==> flow/design.v <==
`timescale 1 ns / 1 ps
`default_nettype none
package bfp_pkg;
  function automatic logic [63:0] byte_reverse(input logic [63:0] din);
    for (int i = 0; i < 8; i++) begin
      byte_reverse[63-8*i-:8] = din[8*i+7-:8];
    end
  endfunction
endpackage
`timescale 1 ns / 1 ps
`default_nettype none
module fifo_srl #(
    parameter int ADDR_WIDTH = 4,
    parameter int DATA_WIDTH = 8
) (
    input logic clk,
    input logic rst,
    input logic  [DATA_WIDTH-1:0] din,
    input logic wr_en,
    output logic full,
    output logic [DATA_WIDTH-1:0] dout,
    output logic empty,
    input logic                   rd_en
);
  localparam int Depth = 2 ** ADDR_WIDTH;
  logic [DATA_WIDTH-1:0] srl   [Depth];
  logic [ADDR_WIDTH-1:0] addr;
  logic                  valid;
  assign full = &addr;
  always_ff @(posedge clk) begin
    if (wr_en && !full) begin
      srl[0] <= din;
      for (int i = 1; i < 16; i++) begin
        srl[i] <= srl[i-1];
      end
    end
  end
  assign dout = srl[addr];
  always_ff @(posedge clk) begin
    if (rst) begin
      addr <= '0;
    end else if (wr_en && ~rd_en && ~&addr && valid) begin
      addr <= addr + 1;
    end else if (rd_en && (&addr || (~wr_en && |addr))) begin
      addr <= addr - 1;
    end
  end
  always_ff @(posedge clk) begin
    if (rst) begin
      valid <= 1'b0;
    end else if (addr == '0 && wr_en) begin
      valid <= 1'b1;
    end else if (addr == '0 && ~wr_en && rd_en) begin
      valid <= 1'b0;
    end
  end
  assign empty = ~valid;
endmodule
`default_nettype wire
`timescale 1 ns / 1 ps
`default_nettype none
module bfp_comp_exp (
    input logic clk,
    input logic rst,
    input logic  [63:0] din_data,
    input logic din_valid,
    input logic din_sync,
    input logic din_last,
    output logic [63:0] dout_data,
    output logic [ 2:0] dout_state,
    output logic dout_valid,
    output logic dout_sync,
    output logic dout_last,
    input logic  [ 3:0] ud_iq_width
);
  function automatic logic [15:0] get_max2(input logic [15:0] din0, input logic [15:0] din1);
    logic [15:0] d0;
    logic [15:0] d1;
    d0 = din0[15] ? ~din0 : din0;
    d1 = din1[15] ? ~din1 : din1;
    get_max2 = d0 > d1 ? d0 : d1;
  endfunction
  function automatic logic [15:0] get_max4(input logic [15:0] din0, input logic [15:0] din1,
                                           input logic [15:0] din2, input logic [15:0] din3);
    logic [15:0] d0;
    logic [15:0] d1;
    d0 = get_max2(din0, din1);
    d1 = get_max2(din2, din3);
    get_max4 = d0 > d1 ? d0 : d1;
  endfunction
  function automatic logic [3:0] get_msb(input logic [15:0] din);
    get_msb = 0;
    for (int i = 1; i < 16; i++) begin
      if (din[i] ^ din[i-1]) get_msb = i;
    end
  endfunction
  function automatic logic [3:0] get_shift(input logic [3:0] msb, input logic [3:0] width);
    get_shift = width == 0 ? 0 : 15 - msb;
    get_shift = get_shift < 16 - width ? get_shift : 16 - width;
  endfunction
  function automatic logic [3:0] get_exp(input logic [3:0] msb, input logic [3:0] width);
    logic [4:0] temp;
    if (width == '0) begin
      temp = '0;
    end else begin
      temp = {1'b0, msb} - width + 1;
    end
    get_exp = temp[4] ? 0 : temp[3:0];
  endfunction
  function automatic logic [15:0] get_mask(input logic [3:0] w);
    logic [15:0] mask;
    case (w)
      0: mask = 16'h0000;
      1: mask = 16'h7FFF;
      2: mask = 16'h3FFF;
      3: mask = 16'h1FFF;
      4: mask = 16'h0FFF;
      5: mask = 16'h07FF;
      6: mask = 16'h03FF;
      7: mask = 16'h01FF;
      8: mask = 16'h00FF;
      9: mask = 16'h007F;
      10: mask = 16'h003F;
      11: mask = 16'h001F;
      12: mask = 16'h000F;
      13: mask = 16'h0007;
      14: mask = 16'h0003;
      default: mask = 16'h0001;
    endcase
    get_mask = mask;
  endfunction
  logic [15:0] data0  [4];
  logic [ 2:0] state0;
  generate
    for (genvar i = 0; i < 4; i++) begin : g_data0
      assign data0[i] = din_data[63-i*16-:16];
    end
  endgenerate
  always_ff @(posedge clk) begin
    if (rst || (din_valid && din_last)) begin
      state0 <= '0;
    end else if (din_valid) begin
      state0 <= state0 == 5 ? 0 : state0 + 1;
    end
  end
  logic [15:0] max1;
  logic [ 2:0] state1;
  logic        valid1;
  logic        last1;
  always_ff @(posedge clk) begin
    max1 <= get_max4(data0[0], data0[1], data0[2], data0[3]);
  end
  always_ff @(posedge clk) begin
    state1 <= state0;
    valid1 <= din_valid;
    last1  <= din_last;
  end
  logic [15:0] max2;
  logic [ 2:0] state2;
  logic [ 3:0] shift2;
  logic [ 3:0] exp2;
  logic        valid2;
  logic        last2;
  always_ff @(posedge clk) begin
    if (valid1) begin
      if (state1 == 0) begin
        max2 <= max1;
      end else begin
        max2 <= get_max2(max1, max2);
      end
    end
  end
  assign shift2 = get_shift(get_msb(max2), ud_iq_width);
  assign exp2   = get_exp(get_msb(max2), ud_iq_width);
  always_ff @(posedge clk) begin
    state2 <= state1;
    valid2 <= valid1;
    last2  <= last1;
  end
  logic [64:0] fifo3;
  logic [15:0] mask3;
  logic [15:0] data3  [4];
  logic [ 3:0] shift3;
  logic [ 3:0] exp3;
  logic [ 2:0] state3;
  logic        empty3;
  logic        valid3;
  logic        sync3;
  logic        last3;
  always_ff @(posedge clk) begin
    mask3 <= get_mask(ud_iq_width) >> 1;
  end
  generate
    for (genvar i = 0; i < 4; i++) begin : g_data3
      assign data3[i] = fifo3[63-i*16-:16];
    end
  endgenerate
  always_ff @(posedge clk) begin
    if (rst || (valid3 && last3)) begin
      state3 <= '0;
    end else if (~empty3 || valid3) begin
      state3 <= state3 == 5 ? 0 : state3 + 1;
    end
  end
  assign valid3 = ~empty3 || state3 > 0;
  always_ff @(posedge clk) begin
    if (rst) begin
      sync3 <= 1'b0;
    end else if (valid3 && last3) begin
      sync3 <= 1'b0;
    end else if (valid3) begin
      sync3 <= 1'b1;
    end
  end
  assign last3 = fifo3[64];
  logic [15:0] mask4;
  logic [15:0] data4  [4];
  logic [ 3:0] exp4;
  logic [ 2:0] state4;
  logic        valid4;
  logic        sync4;
  logic        last4;
  always_ff @(posedge clk) begin
    mask4 <= ~get_mask(ud_iq_width);
  end
  generate
    for (genvar i = 0; i < 4; i++) begin : g_data4
      always_ff @(posedge clk) begin
        data4[i] <= (data3[i] << shift3) | mask3;
      end
    end
  endgenerate
  always_ff @(posedge clk) begin
    exp4   <= exp3;
    state4 <= state3;
    valid4 <= valid3;
    sync4  <= sync3;
    last4  <= last3;
  end
  logic [63:0] data5_or;
  logic [63:0] data5_shift[4];
  logic [15:0] data5      [4];
  logic [ 6:0] shift5     [4];
  logic [ 3:0] exp5;
  logic [ 2:0] state5;
  logic        valid5;
  logic        sync5;
  logic        last5;
  generate
    for (genvar i = 0; i < 4; i++) begin : g_data5
      always_ff @(posedge clk) begin
        if (data4[i] == 16'h7FFF) begin
          data5[i] <= data4[i] & mask4;
        end else begin
          data5[i] <= (data4[i] + 1) & mask4;
        end
      end
      always_comb begin
        data5_shift[i] = {data5[i], 48'b0} >> shift5[i];
      end
    end
  endgenerate
  always_comb begin
    if (state5 == 0) begin
      data5_or = {4'b0, exp5, 56'b0};
    end else begin
      data5_or = 64'b0;
    end
    for (int i = 0; i < 4; i++) begin
      data5_or = data5_or | data5_shift[i];
    end
  end
  generate
    for (genvar i = 0; i < 4; i++) begin : g_shift5
      always_ff @(posedge clk) begin
        if (state4 == 0) begin
          shift5[i] <= i * ud_iq_width + 8;
        end else begin
          shift5[i] <= i * ud_iq_width;
        end
      end
    end
  endgenerate
  always_ff @(posedge clk) begin
    exp5   <= exp4;
    state5 <= state4;
    valid5 <= valid4;
    sync5  <= sync4;
    last5  <= last4;
  end
  always_ff @(posedge clk) begin
    dout_data  <= data5_or;
    dout_state <= state5;
    dout_sync  <= sync5;
    dout_valid <= valid5;
    dout_last  <= last5;
  end
  logic [7:0] exp_fifo_din;
  logic       exp_fifo_wr;
  logic [7:0] exp_fifo_dout;
  logic       exp_fifo_rd;
  assign exp_fifo_din = {shift2, exp2};
  assign exp_fifo_wr  = valid2 && (state2 == 5 || last2);
  assign exp_fifo_rd  = (state3 == 0);
  assign {shift3, exp3} = exp_fifo_dout;
  fifo_srl #(
      .DATA_WIDTH(8)
  ) i_exp_fifo (
      .clk  (clk),
      .rst  (rst),
      .din  (exp_fifo_din),
      .wr_en(exp_fifo_wr),
      .full (   ),
      .dout (exp_fifo_dout),
      .empty(empty3),
      .rd_en(exp_fifo_rd)
  );
  fifo_srl #(
      .DATA_WIDTH(65)
  ) i_data_fifo (
      .clk  (clk),
      .rst  (rst),
      .din  ({din_last, din_data}),
      .wr_en(din_valid),
      .full (   ),
      .dout (fifo3),
      .empty(   ),
      .rd_en(valid3)
  );
endmodule
`default_nettype wire
`timescale 1 ns / 1 ps
`default_nettype none
module bfp_comp_gearbox (
    input logic clk,
    input logic rst,
    input logic  [63:0] din_data,
    input logic  [ 2:0] din_state,
    input logic din_valid,
    input logic din_sync,
    input logic din_last,
    output logic [63:0] m_axis_tdata,
    output logic [ 7:0] m_axis_tkeep,
    output logic m_axis_tvalid,
    output logic m_axis_tlast,
    input logic [3:0] ud_iq_width
);
  logic [63:0] data_shift;
  logic [63:0] data_shift_f;
  logic [63:0] tdata;
  logic [63:0] tdata_f;
  logic [ 4:0] cnt;
  logic [ 4:0] cnt_next;
  logic [ 5:0] shift;
  logic        last_extend;
  assign {data_shift, data_shift_f} = {din_data, 64'b0} >> shift;
  always_ff @(posedge clk) begin
    if (rst) begin
      cnt <= '0;
    end else if (din_valid && din_last && cnt_next > 16) begin
      cnt <= cnt_next;
    end else if (din_valid && din_last) begin
      cnt <= '0;
    end else if (din_valid) begin
      cnt <= cnt_next;
    end else if (last_extend) begin
      cnt <= '0;
    end
  end
  always_comb begin
    if (din_state == 0) begin
      cnt_next = (cnt & 5'h0F) + 2 + ud_iq_width;
    end else begin
      cnt_next = (cnt & 5'h0F) + ud_iq_width;
    end
  end
  assign shift = {cnt[3:0], 2'b0};
  always_ff @(posedge clk) begin
    last_extend <= din_valid && din_last && (cnt_next > 16);
  end
  always_ff @(posedge clk) begin
    if (last_extend) begin
        tdata <= tdata_f | data_shift;
    end else if (din_valid) begin
      if (~din_sync) begin
        tdata <= data_shift;
      end else if (cnt[4]) begin
        tdata <= tdata_f | data_shift;
      end else begin
        tdata <= tdata | data_shift;
      end
    end
  end
  always_ff @(posedge clk) begin
    if (din_valid) begin
      tdata_f <= data_shift_f;
    end
  end
  assign m_axis_tdata  = bfp_pkg::byte_reverse(tdata);
  always_ff @(posedge clk) begin
    if (din_valid && din_last) begin
      m_axis_tvalid <= 1'b1;
    end else if (last_extend) begin
      m_axis_tvalid <= 1'b1;
    end else if (din_valid && cnt_next >= 16) begin
      m_axis_tvalid <= 1'b1;
    end else begin
      m_axis_tvalid <= 1'b0;
    end
  end
  always_ff @(posedge clk) begin
    if (din_valid && din_last && cnt_next <= 16) begin
      m_axis_tlast <= 1'b1;
    end else if (last_extend) begin
      m_axis_tlast <= 1'b1;
    end else if (din_valid) begin
      m_axis_tlast <= 1'b0;
    end
  end
  always_ff @(posedge clk) begin
    if (din_valid && din_last && cnt_next < 16) begin
      m_axis_tkeep <= 8'hFF >> (8 - shift / 8);
    end else if (last_extend) begin
      m_axis_tkeep <= 8'hFF >> (8 - shift / 8);
    end else if (din_valid) begin
      m_axis_tkeep <= 8'hFF;
    end
  end
endmodule
`default_nettype wire
`timescale 1 ns / 1 ps
`default_nettype none
module bfp_comp (
    input logic clk,
    input logic rst,
    input logic  [63:0] s_axis_tdata,
    input logic  [ 7:0] s_axis_tkeep,
    input logic s_axis_tvalid,
    input logic s_axis_tlast,
    input logic  [31:0] s_axis_tuser,
    output logic [63:0] m_axis_tdata,
    output logic [ 7:0] m_axis_tkeep,
    output logic m_axis_tvalid,
    output logic m_axis_tlast,
    output logic [31:0] m_axis_tuser,
    input logic  [ 3:0] ctrl_ud_comp_meth,
    input logic  [ 3:0] ctrl_ud_iq_width
);
  logic [63:0] s_axis_tdata_reversed;
  logic [63:0] data0;
  logic        valid0;
  logic        last0;
  logic [31:0] user0;
  logic        sync0;
  logic [ 3:0] ud_iq_width;
  logic [63:0] d0_data;
  logic [ 2:0] d0_state;
  logic        d0_valid;
  logic        d0_sync;
  logic        d0_last;
  logic [31:0] fifo_din;
  logic        fifo_wr;
  logic [31:0] fifo_dout;
  logic        fifo_rd;
  assign s_axis_tdata_reversed = bfp_pkg::byte_reverse(s_axis_tdata);
  always_ff @(posedge clk) begin
    data0  <= s_axis_tdata_reversed;
    valid0 <= s_axis_tvalid;
    last0  <= s_axis_tlast;
    user0  <= s_axis_tuser;
  end
  always_ff @(posedge clk) begin
    if (rst || (valid0 && last0)) begin
      sync0 <= 1'b0;
    end else if (valid0) begin
      sync0 <= 1'b1;
    end
  end
  assign fifo_din = user0;
  assign fifo_wr  = valid0 && ~sync0;
  assign fifo_rd  = d0_valid & ~d0_sync;
  always_ff @(posedge clk) begin
    if (fifo_rd) begin
      m_axis_tuser <= fifo_dout;
    end
  end
  always_ff @(posedge clk) begin
    if (ctrl_ud_comp_meth == 1) begin
      ud_iq_width <= ctrl_ud_iq_width;
    end else begin
      ud_iq_width <= '0;
    end
  end
  bfp_comp_exp i_exp (
      .clk        (clk),
      .rst        (rst),
      .din_data   (data0),
      .din_valid  (valid0),
      .din_sync   (sync0),
      .din_last   (last0),
      .dout_data  (d0_data),
      .dout_state (d0_state),
      .dout_valid (d0_valid),
      .dout_sync  (d0_sync),
      .dout_last  (d0_last),
      .ud_iq_width(ud_iq_width)
  );
  bfp_comp_gearbox i_gearbox (
      .clk          (clk),
      .rst          (rst),
      .din_data     (d0_data),
      .din_state    (d0_state),
      .din_valid    (d0_valid),
      .din_sync     (d0_sync),
      .din_last     (d0_last),
      .m_axis_tdata (m_axis_tdata),
      .m_axis_tkeep (m_axis_tkeep),
      .m_axis_tvalid(m_axis_tvalid),
      .m_axis_tlast (m_axis_tlast),
      .ud_iq_width  (ud_iq_width)
  );
  fifo_srl #(
      .DATA_WIDTH(32)
  ) i_user_fifo (
      .clk  (clk),
      .rst  (rst),
      .din  (fifo_din),
      .wr_en(fifo_wr),
      .full (   ),
      .dout (fifo_dout),
      .empty(   ),
      .rd_en(fifo_rd)
  );
endmodule
`default_nettype wire
* From RTL to reports: bfp_comp
The steps from the RTL of bfp_comp to its reports follow in flow order.
Line numbers count from 1 in the design file above.
Operators: Yosys type, input widths -> output width; for muxes data width and select width s.
Cell names lack the library's common part.
A cell with - has no value.
- Top module :: bfp_comp
- Clock :: clk
- Library :: sky130hd
- Library corner :: tt_025C_1v80

* After elaboration
Yosys after proc, flatten, opt, wreduce and memory -nomap, before mapping. Print and check cells are not counted. Equal cells are merged and count once.
Yosys's memory passes give these memory sizes; they may raise the number of words (mostly to a power of two), join words into wider ones and drop unused or constant bits.
- Add/subtract/negate cells :: 23
- Multipliers :: 1
- Magnitude comparators :: 10
- Eq/ne operators :: 53
- Shifts and indexed selects :: 10
- Muxes and demuxes :: 69
- Bitwise logic cells :: 49
- Reduce/logical cells :: 75
** Operator list (count)
- $pmux 65 s16 :: 1
- $pmux 32 s16 :: 1
- $or 64x64->64 :: 5
- $mux 64 :: 4
- $mux 16 :: 15
- $shr 128x6->128 :: 1
- $and 16x16->16 :: 8
- $shr 64x7->64 :: 2
- $pmux 8 s16 :: 1
- $not 16->16 :: 7
- $eq 4x4->1 const B :: 24
- $mux 4 :: 19
- $add 16x1->16 const B :: 4
- $eq 16x15->1 const B :: 4
- $or 16x15->16 :: 4
- $gt 16x16->1 :: 4
- $shl 16x4->16 :: 4
- $or 60x64->64 :: 1
- $shr 64x5->64 :: 1
- $shr 64x6->64 :: 1
- $mux 60 :: 1
- $eq 4x3->1 const B :: 12
- $logic_and 1x1->1 :: 36
- $mux 5 :: 7
- $lt 4x32->1 :: 1
- $shr 8x32->8 const A :: 1
- $eq 4x2->1 const B :: 6
- $mux 8 :: 3
Not listed: further kinds 39, cells in them 112.
- Bits in registers :: 2297
- Bits in read-only memories :: 480
- Clocked read ports x word width :: 30
- Memories :: 2
- Elaborated cells :: 403
** Memories
- (no name shown) :: words 16, bits a word 15, rd ports 1, wr ports 0, line 112 : case (w)
- (no name shown) :: words 16, bits a word 15, rd ports 1, wr ports 0, line 112

* Depth
Yosys ltp: most cells in a row. Word level: on the elaborated netlist, between registers, memories and ports. Mapped: between sequential cells and ports; inverters and the memories' decode and read muxes count.
- Word-level depth :: 20
- ABC_AREA :: 0
- Gate-level depth with buffers :: 24
- Gate-level depth less buffers :: 20

* Mapped cells and area
Source: synth_stat.txt of the flow (Yosys; design flattened, memories mapped). It holds for the ABC_AREA given above (unset counts as 0); a run with the other value may have another netlist.
The area totals of this step are shown rounded.
** Cell types (count)
- edfxtp_1 :: 1859
- dfxtp_1 :: 435
- mux2i_1 :: 337
- a22oi_1 :: 319
- nand2_1 :: 440
- ha_1 :: 113
- a21oi_1 :: 261
- a22o_1 :: 143
- a221oi_1 :: 142
- nor2_1 :: 327
- o21ai_0 :: 189
- mux4_2 :: 41
- a222oi_1 :: 89
- mux2_2 :: 77
- clkbuf_1 :: 186
- buf_2 :: 136
- xor2_1 :: 64
- inv_1 :: 148
Not listed: further types 85, cells in them 1247.
- Cells in the netlist :: 6553
- Cell area after synthesis :: 93670 sq um
- Flip-flop cells :: 2294
- Buffer cells :: 424
The figures by module come from a second, unflattened synthesis with its own total; it is not the netlist above.
- Cells (unflattened synthesis) :: 6581
- Area total of the unflattened synthesis :: 93650 sq um
Each row is one instance without its submodules.
** Modules
- fifo_srl (DATA_WIDTH=65) :: times used 1, cells 2198, area 38960 sq um, sequential area 31330 sq um
- fifo_srl (DATA_WIDTH=32) :: times used 1, cells 1112, area 19400 sq um, sequential area 15470 sq um
- bfp_comp_exp :: times used 1, cells 2044, area 18170 sq um, sequential area 6336 sq um
- bfp_comp_gearbox :: times used 1, cells 750, area 8736 sq um, sequential area 4124 sq um
- fifo_srl (DATA_WIDTH=8) :: times used 1, cells 333, area 5291 sq um, sequential area 3944 sq um
- bfp_comp :: times used 1, cells 144, area 3095 sq um, sequential area 3023 sq um

* Path before layout
OpenSTA on the mapped netlist: ideal clock, no wires. The path of least setup slack (recovery checks aside). Input and output delay are each 20% of the period. Register names are those of the netlist, which keeps one name where synthesis merged equal registers.
- Path type :: reg2reg
- Start point :: reg i_exp.i_data_fifo.addr[0]
- End point :: reg i_exp.i_data_fifo.addr[1]
- Period :: 8.138 ns
- Library setup time :: 0.084 ns
- Time at the first pin :: 0.000 ns
- Arrival :: 53.188 ns
- Setup slack :: -45.134 ns
- Path delay :: 53.272 ns
- Stages :: 9
- Synthesis period reached :: 53.272 ns
"path delay" = arrival - input delay + setup time.
"stages" counts driving pins, that of a launching flip-flop among them; a cell with two outputs on the path counts twice.
"synthesis period reached" is the clock period less the worst setup slack; recovery checks do not enter. This is arithmetic on one report: input and output delays are still those of the set period (20% each).
The rows between start and end are the longest chain of elaborated cells between them; the timing report does not say that the signal goes this way. Where chains are equally long, one stands for them.
A line is the first line of the expression or statement that the cell stems from. Yosys adds cells for indexed reads and writes and turns some case tables into memories.
A register here has more assigning lines than the two given.
- Cell sequence :: dfxtp_1 ha_1 buf_6 and3_1 buf_2 nor2b_1 nor3b_1 mux2_2 nor3_1
- Cells in the longest elaborated chain :: 6
- Elaborated cells between the ends (all ways) :: 13
** RTL lines, path after synthesis
- start: declaration :: line 27 : logic [ADDR_WIDTH-1:0] addr;
- start: assignment :: line 43 : addr <= addr + 1;
- start: assignment :: line 45 : addr <= addr - 1;
- $reduce_or 4->1 :: line 44 : end else if (rd_en && (&addr || (~wr_en && |addr))) begin
- $logic_and 1x1->1 :: line 44
- $logic_or 1x1->1 :: line 44
- $logic_and 1x1->1 :: line 44
- $mux 4 :: line 44
- $mux 4 :: line 42 : end else if (wr_en && ~rd_en && ~&addr && valid) begin
- end: assignment :: line 43
- end: assignment :: line 45
- end: declaration :: line 27

* Path in the finished layout
From the final timing report of run A: the path of least setup slack in the routed layout; clock arrival at registers is part of the times.
- Path type :: reg2reg
- Start point :: reg data0[15]
- End point :: reg i_exp.max1[3]
- Period :: 3.74 ns
- Library setup time :: 0.09 ns
- Time at the first pin :: 0.88 ns
- Arrival :: 5.36 ns
- Setup slack :: -0.84 ns
- Stages :: 24
The rows between start and end are the longest chain of elaborated cells between them; the timing report does not say that the signal goes this way. Where chains are equally long, one stands for them.
- Cell sequence :: dfxtp_2 buf_6 buf_12 buf_12 xor2_4 inv_2 ha_4 nand4_1 or2_4 o221ai_4 a21oi_4 a31oi_4 buf_8 mux2i_4 ha_4 a21o_1 a21o_1 a21o_1 a21oi_1 o211ai_1 a2111oi_4 nor2_4 buf_12 mux2i_2
- Cells in the longest elaborated chain :: 6
- Elaborated cells between the ends (all ways) :: 6
- Source lines of those cells :: 3
** RTL lines, path post-layout
- start: declaration :: line 450 : logic [63:0] data0;
- start: assignment :: line 467 : data0  <= s_axis_tdata_reversed;
- $not 16->16 :: line 80 : d1 = din1[15] ? ~din1 : din1;
- $mux 16 :: line 80
- $gt 16x16->1 :: line 81 : get_max2 = d0 > d1 ? d0 : d1;
- $mux 16 :: line 81
- $gt 16x16->1 :: line 89 : get_max4 = d0 > d1 ? d0 : d1;
- $mux 16 :: line 89
- end: assignment :: line 151 : max1 <= get_max4(data0[0], data0[1], data0[2], data0[3]);
- end: declaration :: line 146 : logic [15:0] max1;

Subject: flow runs of bfp_comp

Hi,

bfp_comp through Yosys and OpenROAD on sky130hd: 3 stored runs, unordered, with their settings and measured results. The constraints put input and output delay at 20% of the set period each and load the outputs with 0.01 pF.
By "period achieved" is meant the clock period of the run minus its worst setup slack. This is arithmetic on one report: input and output delays are still those of the set period (20% each).
"time used up by the worst setup path" means the part of the period allowed to the worst setup path (the constraints hold back 20% at inputs and 20% at outputs) less its slack; where the path has registers, the arrival times of their clocks count too.
"power consumption" rests on the timing tool's default activity at the inputs, not on a simulated workload.
Results are given in rounded form.

** Run A
- Settings :: ABC_AREA=0; CAP_MARGIN=30; CELL_PAD_IN_SITES_DETAIL_PLACEMENT=0; CORE_MARGIN=7; CORE_UTILIZATION=47; GPL_TIMING_DRIVEN=0; PLACE_DENSITY_LB_ADDON=0.16; SETUP_SLACK_MARGIN=0.12; SLEW_MARGIN=40; period_ns=3.74
- Smallest setup slack :: -0.842 ns
- Standard-cell area after routing :: 112000 sq um
- Period achieved :: 4.582 ns
- Time used up by the worst setup path :: 4.58 ns
- Critical path type :: reg2reg
- Power consumption :: 78390 µW
- Post-route worst hold slack :: 0.301 ns
- Utilization in the final report :: 0.567
- Chip area after synthesis (Yosys) :: 93670 sq um
- Overall die area :: 212000 sq um
- Setup TNS :: -12.07 ns

** Run B
- Settings :: CAP_MARGIN=35; CELL_PAD_IN_SITES_DETAIL_PLACEMENT=2; CORE_UTILIZATION=20; GPL_ROUTABILITY_DRIVEN=1; MAX_ROUTING_LAYER=met4; PLACE_DENSITY_LB_ADDON=0.3; SETUP_SLACK_MARGIN=-0.09; TNS_END_PERCENT=30; period_ns=4.79; CORE_MARGIN=2; SLEW_MARGIN=20
- Smallest setup slack :: 0.074 ns
- Standard-cell area after routing :: 112600 sq um
- Period achieved :: 4.716 ns
- Time used up by the worst setup path :: 4.72 ns
- Critical path type :: reg2reg
- Power consumption :: 60310 µW
- Post-route worst hold slack :: 0.327 ns
- Utilization in the final report :: 0.241
- Chip area after synthesis (Yosys) :: 93670 sq um
- Overall die area :: 473900 sq um
- Setup TNS :: 0.000 ns

** Run C
- Settings :: ABC_AREA=1; CELL_PAD_IN_SITES_DETAIL_PLACEMENT=0; CORE_ASPECT_RATIO=1.88; CORE_MARGIN=5; CORE_UTILIZATION=32; CTS_CLUSTER_DIAMETER=230; CTS_CLUSTER_SIZE=81; MAX_ROUTING_LAYER=met5; MIN_ROUTING_LAYER=met1; PLACE_DENSITY_LB_ADDON=0.22; SLEW_MARGIN=40; period_ns=7.74; CAP_MARGIN=20
- Smallest setup slack :: 2.616 ns
- Standard-cell area after routing :: 101500 sq um
- Period achieved :: 5.124 ns
- Time used up by the worst setup path :: 5.12 ns
- Critical path type :: reg2reg
- Power consumption :: 33070 µW
- Post-route worst hold slack :: 0.347 ns
- Utilization in the final report :: 0.35
- Chip area after synthesis (Yosys) :: 93190 sq um
- Overall die area :: 302700 sq um
- Setup TNS :: 0.000 ns

Regards
